==> flow/design.v <==
`timescale 1ns / 1ps
module black_cell(
    input  wire g_left, p_left,
    input  wire g_right, p_right,
    output wire g_out, p_out
);
    assign g_out = g_left | (p_left & g_right);
    assign p_out = p_left & p_right;
endmodule
module gray_cell(
    input  wire g_left, p_left,
    input  wire g_right,
    output wire g_out
);
    assign g_out = g_left | (p_left & g_right);
endmodule
module han_carlson_32(
    input  wire [31:0] a,
    input  wire [31:0] b,
    output wire [31:0] s,
    output wire        ca
);
    wire [31:0] g0, p0;
    assign g0 = a & b;
    assign p0 = a ^ b;
    wire [31:0] gg1, pp1;
    wire [31:0] gg2, pp2;
    wire [31:0] gg3, pp3;
    wire [31:0] gg4, pp4;
    wire [31:0] gg5, pp5;
    genvar i;
    generate
        for (i = 0; i < 32; i = i + 1) begin : STAGE1
            if (i >= 1) begin
                assign gg1[i] = g0[i] | (p0[i] & g0[i-1]);
                assign pp1[i] = p0[i] & p0[i-1];
            end else begin
                assign gg1[i] = g0[i];
                assign pp1[i] = p0[i];
            end
        end
    endgenerate
    generate
        for (i = 0; i < 32; i = i + 1) begin : STAGE2
            if (i >= 2) begin
                assign gg2[i] = gg1[i] | (pp1[i] & gg1[i-2]);
                assign pp2[i] = pp1[i] & pp1[i-2];
            end else begin
                assign gg2[i] = gg1[i];
                assign pp2[i] = pp1[i];
            end
        end
    endgenerate
    generate
        for (i = 0; i < 32; i = i + 1) begin : STAGE3
            if (i >= 4) begin
                assign gg3[i] = gg2[i] | (pp2[i] & gg2[i-4]);
                assign pp3[i] = pp2[i] & pp2[i-4];
            end else begin
                assign gg3[i] = gg2[i];
                assign pp3[i] = pp2[i];
            end
        end
    endgenerate
    generate
        for (i = 0; i < 32; i = i + 1) begin : STAGE4
            if (i >= 8) begin
                assign gg4[i] = gg3[i] | (pp3[i] & gg3[i-8]);
                assign pp4[i] = pp3[i] & pp3[i-8];
            end else begin
                assign gg4[i] = gg3[i];
                assign pp4[i] = pp3[i];
            end
        end
    endgenerate
    generate
        for (i = 0; i < 32; i = i + 1) begin : STAGE5
            if (i >= 16) begin
                assign gg5[i] = gg4[i] | (pp4[i] & gg4[i-16]);
                assign pp5[i] = pp4[i] & pp4[i-16];
            end else begin
                assign gg5[i] = gg4[i];
                assign pp5[i] = pp4[i];
            end
        end
    endgenerate
    wire [31:0] c;
    assign c[0] = 1'b0;
    generate
        for (i = 1; i < 32; i = i + 1) begin : CARRY_ASSIGN
            assign c[i] = gg5[i-1];
        end
    endgenerate
    assign ca = gg5[31];
    assign s = p0 ^ c;
endmodule
module full_adder(
    input a, b, c,
    output s, ca
);
    assign s  = a ^ b ^ c;
    assign ca = (a & b) | (b & c) | (c & a);
endmodule
module compressor_7to3(
    input  [31:0] a1, a2, a3, a4, a5, a6, a7,
    output [31:0] s,
    output [31:0] c1,   
    output [31:0] c2    
);
    genvar j;
    generate
        for (j = 0; j < 32; j = j + 1) begin
            wire s1, s2, s3, s4, d1, d2, d3, d4;
            full_adder f1 (.a(a1[j]), .b(a2[j]), .c(a3[j]), .s(s1), .ca(d1));
            full_adder f2 (.a(a4[j]), .b(a5[j]), .c(a6[j]), .s(s2), .ca(d2));
            full_adder f3 (.a(s1),   .b(s2),   .c(a7[j]),  .s(s3), .ca(d3));
            full_adder f4 (.a(d1),   .b(d2),   .c(d3),    .s(s4), .ca(d4));
            assign s[j]  = s3;
            assign c1[j] = s4;  
            assign c2[j] = d4;  
        end
    endgenerate
endmodule
module csa(
    input  [31:0] a, b, c,
    output [31:0] s,
    output [31:0] ca 
);
    assign s  = a ^ b ^ c;
    assign ca = ((a & b) | (b & c) | (c & a)) << 1;
endmodule
module Optimized_Wallace(
    input clk, rst,
    input [15:0] A, B,
    output reg [31:0] PRODUCT
);
    genvar i, j;
    wire [31:0] pp [0:15];
    generate
        for (i = 0; i < 16; i = i + 1) begin
            for (j = 0; j < 32; j = j + 1) begin
                if ((j >= i) && (j < i + 16))
                    assign pp[i][j] = A[j - i] & B[i];
                else
                    assign pp[i][j] = 1'b0;
            end
        end
    endgenerate
    wire [31:0] s0, s1_1, c0, c1, c0_2, c1_2, b0, b1, b0_2, b1_2;
     compressor_7to3 u1 (.a1(pp[0]), .a2(pp[1]), .a3(pp[2]), .a4(pp[3]), .a5(pp[4]), .a6(pp[5]), .a7(pp[6]), .s(s0), .c1(b0), .c2(b0_2));
     compressor_7to3 u2 (.a1(pp[7]), .a2(pp[8]), .a3(pp[9]), .a4(pp[10]), .a5(pp[11]), .a6(pp[12]), .a7(pp[13]), .s(s1_1), .c1(b1), .c2(b1_2));
   assign c0   = b0<<1;      
   assign c1   = b1<<1;      
   assign c0_2 = b0_2<<2;    
   assign c1_2 = b1_2<<2;   
    reg [31:0] r_s0, r_s1, r_c0, r_c1, r_c02, r_c12, r_pp14, r_pp15;
    always @(posedge clk or posedge rst) begin
        if (rst) begin
            r_s0 <= 0; r_s1 <= 0;
            r_c0 <= 0; r_c1 <= 0;
            r_c02 <= 0; r_c12 <= 0;
            r_pp14 <= 0; r_pp15 <= 0;
        end 
        else begin
            r_s0 <= s0; r_s1 <= s1_1;
            r_c0 <= c0; r_c1 <= c1;
            r_c02 <= c0_2; r_c12 <= c1_2;
            r_pp14 <= pp[14]; r_pp15 <= pp[15];
        end
    end
    wire [31:0] sum2, c1_s2, c2_s2, ca1, ca2;
    compressor_7to3 p1 (.a1(r_s0), .a2(r_s1), .a3(r_c0), .a4(r_c1), .a5(r_c02), .a6(r_c12), .a7(r_pp14), .s(sum2), .c1(c1_s2), .c2(c2_s2));
    assign ca1 = c1_s2<<1;     
    assign ca2 = c2_s2<<2;     
    reg [31:0] rsum2, rca1, rca2, rlt;
    always @(posedge clk or posedge rst) begin
        if (rst) begin
            rsum2 <= 0;
            rca1 <= 0;
            rca2 <= 0;
            rlt <= 0;
        end
        else begin
            rsum2 <= sum2;
            rca1 <= ca1;
            rca2 <= ca2;
            rlt <= r_pp15;
        end
    end
    wire [31:0] ps1, pca1, s, ca;
    csa q1 (.a(rsum2), .b(rca1), .c(rca2), .s(ps1), .ca(pca1));
    csa q2 (.a(rlt), .b(ps1), .c(pca1), .s(s), .ca(ca));
    reg [31:0] rsum, rcarry;
    always @(posedge clk or posedge rst) begin
        if (rst) begin
            rsum <= 0;
            rcarry <= 0;
        end 
        else begin
            rsum <= s;
            rcarry <= ca;
        end
    end
    wire [31:0] sum;
    wire carry;
    han_carlson_32 p2 (.a(rsum), .b(rcarry), .s(sum), .ca(carry));
    always @(posedge clk or posedge rst) begin
        if (rst)
            PRODUCT <= 0;
        else
            PRODUCT <= sum;
    end
endmodule
## From RTL to reports: Optimized_Wallace

What the tools print for Optimized_Wallace, step after step.
Line numbers count from 1 in the design file above.
Operators: Yosys type, input widths -> output width; for muxes data width and select width s.
Cell names lack the library's common part.
A cell with -- has no value.

- Top: Optimized_Wallace
- Clock input: clk
- Standard-cell library: sky130hd
- Timing corner: tt_025C_1v80

## Elaborated design

Yosys after proc, flatten, opt, wreduce and memory -nomap, before mapping. Enables and synchronous resets that opt folds into registers are not counted as muxes. Memory bits, and registers merged into a memory's read port (data or address), are not among the register bits. Print and check cells are not counted. Equal cells are merged and count once.

- Add/subtract/negate cells: 0
- Multiply operators: 0
- Divide/modulo/power cells: 0
- $lt $le $gt $ge: 0
- Equality and inequality tests: 0
- Shift operators: 0
- Multiplexer cells: 0
- Bitwise logic cells: 1,854
- Reduce/logical cells: 0

Operators by type and width:

| cell | number |
|---|---|
| $and 1x1->1 | 1,014 |
| $or 1x1->1 | 442 |
| $xor 1x1->1 | 381 |
| $and 31x31->31 | 4 |
| $or 31x31->31 | 4 |
| $xor 32x32->32 | 3 |
| $and 30x31->31 | 1 |
| $xor 30x31->31 | 1 |
| $and 31x30->31 | 1 |
| $xor 31x31->31 | 1 |
| $and 30x30->30 | 1 |
| $xor 30x30->30 | 1 |

- Register bits: 342
- Latch bits: 0
- Memory bits (writable): 0
- Bits in read-only memories: 0
- Clocked read ports x word width: 0
- Memories kept: 0
- Bits of input ports: 34
- Output and inout bits: 32
- Word-level cells: 1,869

## Depth

Longest topological path by Yosys (ltp), each cell counted once; first at word level (registers and memories cut), then after technology mapping (sequential cells cut; the memories' decode and read muxes count).

- Depth in word-level cells: 11
- ABC_AREA: 0
- Depth in mapped cells: 10
- Mapped depth without buffers: 10

## Netlist

Yosys stat after the flow's synthesis: flattened, memories mapped to cells. It holds for the ABC_AREA given above (unset counts as 0); a run with the other value may have another netlist.
The area totals of this step are shown rounded.

Cell types:

| type | number | total area (sq um) |
|---|---|---|
| dfrtp_1 | 337 | 8.43E+03 |
| fa_1 | 203 | 4.06E+03 |
| and2_1 | 210 | 1,313.76 |
| ha_1 | 104 | 1.3E+03 |
| inv_1 | 205 | 769.488 |
| nand2_1 | 68 | 255.245 |
| a21oi_1 | 26 | 130.125 |
| clkbuf_1 | 33 | 123.869 |
| xnor2_1 | 14 | 122.618 |
| nor2_1 | 21 | 78.826 |
| a21o_1 | 9 | 67.565 |
| xor2_1 | 7 | 61.309 |
| o211ai_1 | 6 | 45.043 |
| o21a_1 | 4 | 30.029 |
| nand3_1 | 5 | 25.024 |
| o21ai_0 | 5 | 25.024 |
| nand4_1 | 3 | 18.768 |
| a311oi_1 | 2 | 17.517 |

Not listed: further types 31, cells in them 38.

- Standard cells after synthesis: 1,300
- Mapped area: 17,000 sq um
- Area of sequential cells: 8,400 sq um
- Flip-flops: 337
- Buffer cells: 36

By module: a second synthesis without flattening, with its own total; a netlist apart from the flattened one above.

- Cell total of the unflattened synthesis: 1,727
- Area (unflattened synthesis): 26,000 sq um

Rows give one instance, submodules left out.

By module:

| module | times used | cells | area (sq um) | sequential area (sq um) |
|---|---|---|---|---|
| (no name shown) | 1 | 713 | 12,000 | 11,000 |
| full_adder | 384 | 1 | 20 | 0.0 |
| compressor_7to3 | 3 | 96 | 720 | 0.0 |
| han_carlson_32 | 1 | 274 | 1,900 | 0.0 |
| csa | 2 | 34 | 660 | 0.0 |

## Path before layout

OpenSTA on the mapped netlist: ideal clock, no wires. The path of least setup slack (recovery checks aside). Input and output delay are each 20% of the period. Register names are those of the netlist, which keeps one name where synthesis merged equal registers.

- Path type: input to register
- From: input port B[7]
- To: register (name not given)
- Clock period: 3.0 ns
- Input delay: 0.600 ns
- Library setup time: 0.136 ns
- Launch time at the first pin: 0.600 ns
- Arrival: 2.346 ns
- Data required time: 2.864 ns
- Path slack: 0.518 ns
- Delay of the path: 1.882 ns
- Stages: 7
- Path buffers: 1
- Synthesis period reached: 2.482 ns

"delay of the path" = arrival - input delay + setup time.
"stages": output pins that drive a net of the path, with the launching flip-flop's if there is one; two outputs of one cell count as two.
"synthesis period reached" is the clock period less the worst setup slack; recovery checks do not enter. This is arithmetic on one report: input and output delays are still those of the set period (20% each).
The rows between start and end are the longest chain of elaborated cells between them; the timing report does not say that the signal goes this way. Where chains are equally long, one stands for them.
Each line given opens the expression or statement behind the cell; cells for indexed reads and writes are added by Yosys, which also makes memories of some case tables.

- Path through: clkbuf_1 > and2_1 > fa_1 > inv_1 > fa_1 > inv_1 > fa_1
- Cells in the longest elaborated chain: 7
- Elaborated cells between the ends (all ways): 13
- RTL lines with such cells: 3
- Those cells by class: 13 x logic

Ends and longest elaborated chain, post-synthesis:

| what | RTL line | RTL |
|---|---|---|
| start: declaration | 134 | `input [15:0] A, B,` |
| $and 1x1->1 | 143 | `assign pp[i][j] = A[j - i] & B[i];` |
| $xor 1x1->1 (2 in a row) | 101 | `assign s  = a ^ b ^ c;` |
| $and 1x1->1 | 102 | `assign ca = (a & b) \| (b & c) \| (c & a);` |
| $or 1x1->1 (2 in a row) | 102 |  |
| $xor 1x1->1 | 101 |  |

## Worst path after layout

Path of least setup slack in the final report of flow run 1 (OpenROAD, finished layout, wires in). Where an end is a register, its clock arrival counts in the times.

- Path type: register to register
- From: register rcarry[8]
- To: register (name not given)
- Clock period: 1.63 ns
- Library setup time: 0.07 ns
- Launch time at the first pin: 0.63 ns
- Arrival: 2.95 ns
- Data required time: 2.18 ns
- Path slack: -0.76 ns
- Stages: 11
- Path buffers: 3

The rows between start and end are the longest chain of elaborated cells between them; the timing report does not say that the signal goes this way. Where chains are equally long, one stands for them.

- Path through: dfrtp_1 > ha_4 > buf_6 > a21o_1 > a21o_1 > o21a_2 > a221o_2 > a21oi_4 > buf_4 > buf_6 > xnor2_2
- Cells in the longest elaborated chain: 9
- Elaborated cells between the ends (all ways): 16
- RTL lines with such cells: 11
- Those cells by class: 16 x logic

Ends and longest elaborated chain, after layout:

| what | RTL line | RTL |
|---|---|---|
| start: declaration | 193 | `reg [31:0] rsum, rcarry;` |
| start: assignment | 197 | `rcarry <= 0;` |
| start: assignment | 201 | `rcarry <= ca;` |
| $and 31x31->31 | 24 | `assign g0 = a & b;` |
| $and 1x1->1 | 35 | `assign gg1[i] = g0[i] \| (p0[i] & g0[i-1]);` |
| $or 1x1->1 | 35 |  |
| $or 1x1->1 | 46 | `assign gg2[i] = gg1[i] \| (pp1[i] & gg1[i-2]);` |
| $or 1x1->1 | 57 | `assign gg3[i] = gg2[i] \| (pp2[i] & gg2[i-4]);` |
| $or 1x1->1 | 68 | `assign gg4[i] = gg3[i] \| (pp3[i] & gg3[i-8]);` |
| $and 1x1->1 | 79 | `assign gg5[i] = gg4[i] \| (pp4[i] & gg4[i-16]);` |
| $or 1x1->1 | 79 |  |
| $xor 32x32->32 | 95 | `assign s = p0 ^ c;` |
| end: assignment | 209 |  |
| end: assignment | 211 |  |
| end: declaration | 135 |  |

--- measured runs ---
Top module Optimized_Wallace; platform sky130hd; tools Yosys and OpenROAD; 2 stored runs in no particular order. Input and output delays are each 20% of the period that was set; the output load is 0.01 pF.
"period reached" means the clock period less the worst setup slack. The figure is calculated, with input and output delays left at 20% of the set period.
By "critical path time" is meant the share of the clock period that the worst setup path is allowed (20% is reserved at inputs, 20% at outputs), minus its slack. Clock arrival times at its registers enter into it.
"overall power" rests on the timing tool's default activity at the inputs, not on a simulated workload.
Results are given in rounded form.

### Flow run 1

==> flow/run.sh <==
#!/bin/bash
# the make line also repeats the synthesis and layout settings of config.mk as NAME=value (left out here)
make -C /OpenROAD-flow-scripts/flow DESIGN_CONFIG=/design/flow/config.mk WORK_HOME=/design/flow/orfs CLKGATE_MAP_FILE= finish
==> flow/config.mk <==
export PLATFORM = sky130hd
export DESIGN_NAME = Optimized_Wallace
export DESIGN_NICKNAME = Optimized_Wallace
export VERILOG_FILES = /design/flow/design.v
export SDC_FILE = /design/flow/constraint.sdc
export NUM_CORES = 4
export LEC_CHECK = 0
export CAP_MARGIN = 15
export CELL_PAD_IN_SITES_DETAIL_PLACEMENT = 2
export CORE_ASPECT_RATIO = 0.54
export CORE_MARGIN = 2
export CORE_UTILIZATION = 33
export CTS_CLUSTER_DIAMETER = 24
export CTS_CLUSTER_SIZE = 78
export PLACE_DENSITY_LB_ADDON = 0.02
export SLEW_MARGIN = 20
==> flow/constraint.sdc <==
create_clock -name core_clock -period 1.63 [get_ports {clk}]
set_input_delay 0.3260 -clock core_clock [delete_from_list [all_inputs] [get_ports {clk}]]
set_output_delay 0.3260 -clock core_clock [all_outputs]
set_load 0.01 [all_outputs]

Results of flow run 1:
- Chip area in the Yosys report: 17,000 sq um
- Full die area: 54,000 sq um
- Standard-cell area after routing: 26,000 sq um
- Final design utilization: 50%
- Setup slack of the worst path: -0.76 ns
- Summed negative setup slack: -19 ns
- Worst hold slack: 0.20 ns
- Overall power: 0.046 W
- Period reached: 2.393 ns
- Critical path time: 2.39 ns
- Worst path kind: register to register

### Flow run 2

==> flow/run.sh <==
#!/bin/bash
# the make line also repeats the synthesis and layout settings of config.mk as NAME=value (left out here)
make -C /OpenROAD-flow-scripts/flow DESIGN_CONFIG=/design/flow/config.mk WORK_HOME=/design/flow/orfs CLKGATE_MAP_FILE= finish
==> flow/config.mk <==
export PLATFORM = sky130hd
export DESIGN_NAME = Optimized_Wallace
export DESIGN_NICKNAME = Optimized_Wallace
export VERILOG_FILES = /design/flow/design.v
export SDC_FILE = /design/flow/constraint.sdc
export NUM_CORES = 4
export LEC_CHECK = 0
export CAP_MARGIN = 20
export CELL_PAD_IN_SITES_DETAIL_PLACEMENT = 1
export CELL_PAD_IN_SITES_GLOBAL_PLACEMENT = 1
export CORE_ASPECT_RATIO = 0.98
export CORE_MARGIN = 2
export CORE_UTILIZATION = 40
export CTS_CLUSTER_SIZE = 30
export GPL_ROUTABILITY_DRIVEN = 1
export HOLD_SLACK_MARGIN = 0.04
export SLEW_MARGIN = 25
export TNS_END_PERCENT = 45
==> flow/constraint.sdc <==
create_clock -name core_clock -period 3.84 [get_ports {clk}]
set_input_delay 0.7680 -clock core_clock [delete_from_list [all_inputs] [get_ports {clk}]]
set_output_delay 0.7680 -clock core_clock [all_outputs]
set_load 0.01 [all_outputs]

Results of flow run 2:
- Chip area in the Yosys report: 17,000 sq um
- Full die area: 45,000 sq um
- Standard-cell area after routing: 20,000 sq um
- Final design utilization: 47%
- Setup slack of the worst path: 0.86 ns
- Summed negative setup slack: 0.000 ns
- Worst hold slack: 0.35 ns
- Overall power: 0.013 W
- Period reached: 2.981 ns
- Critical path time: 2.21 ns
- Worst path kind: input to register
--- end ---
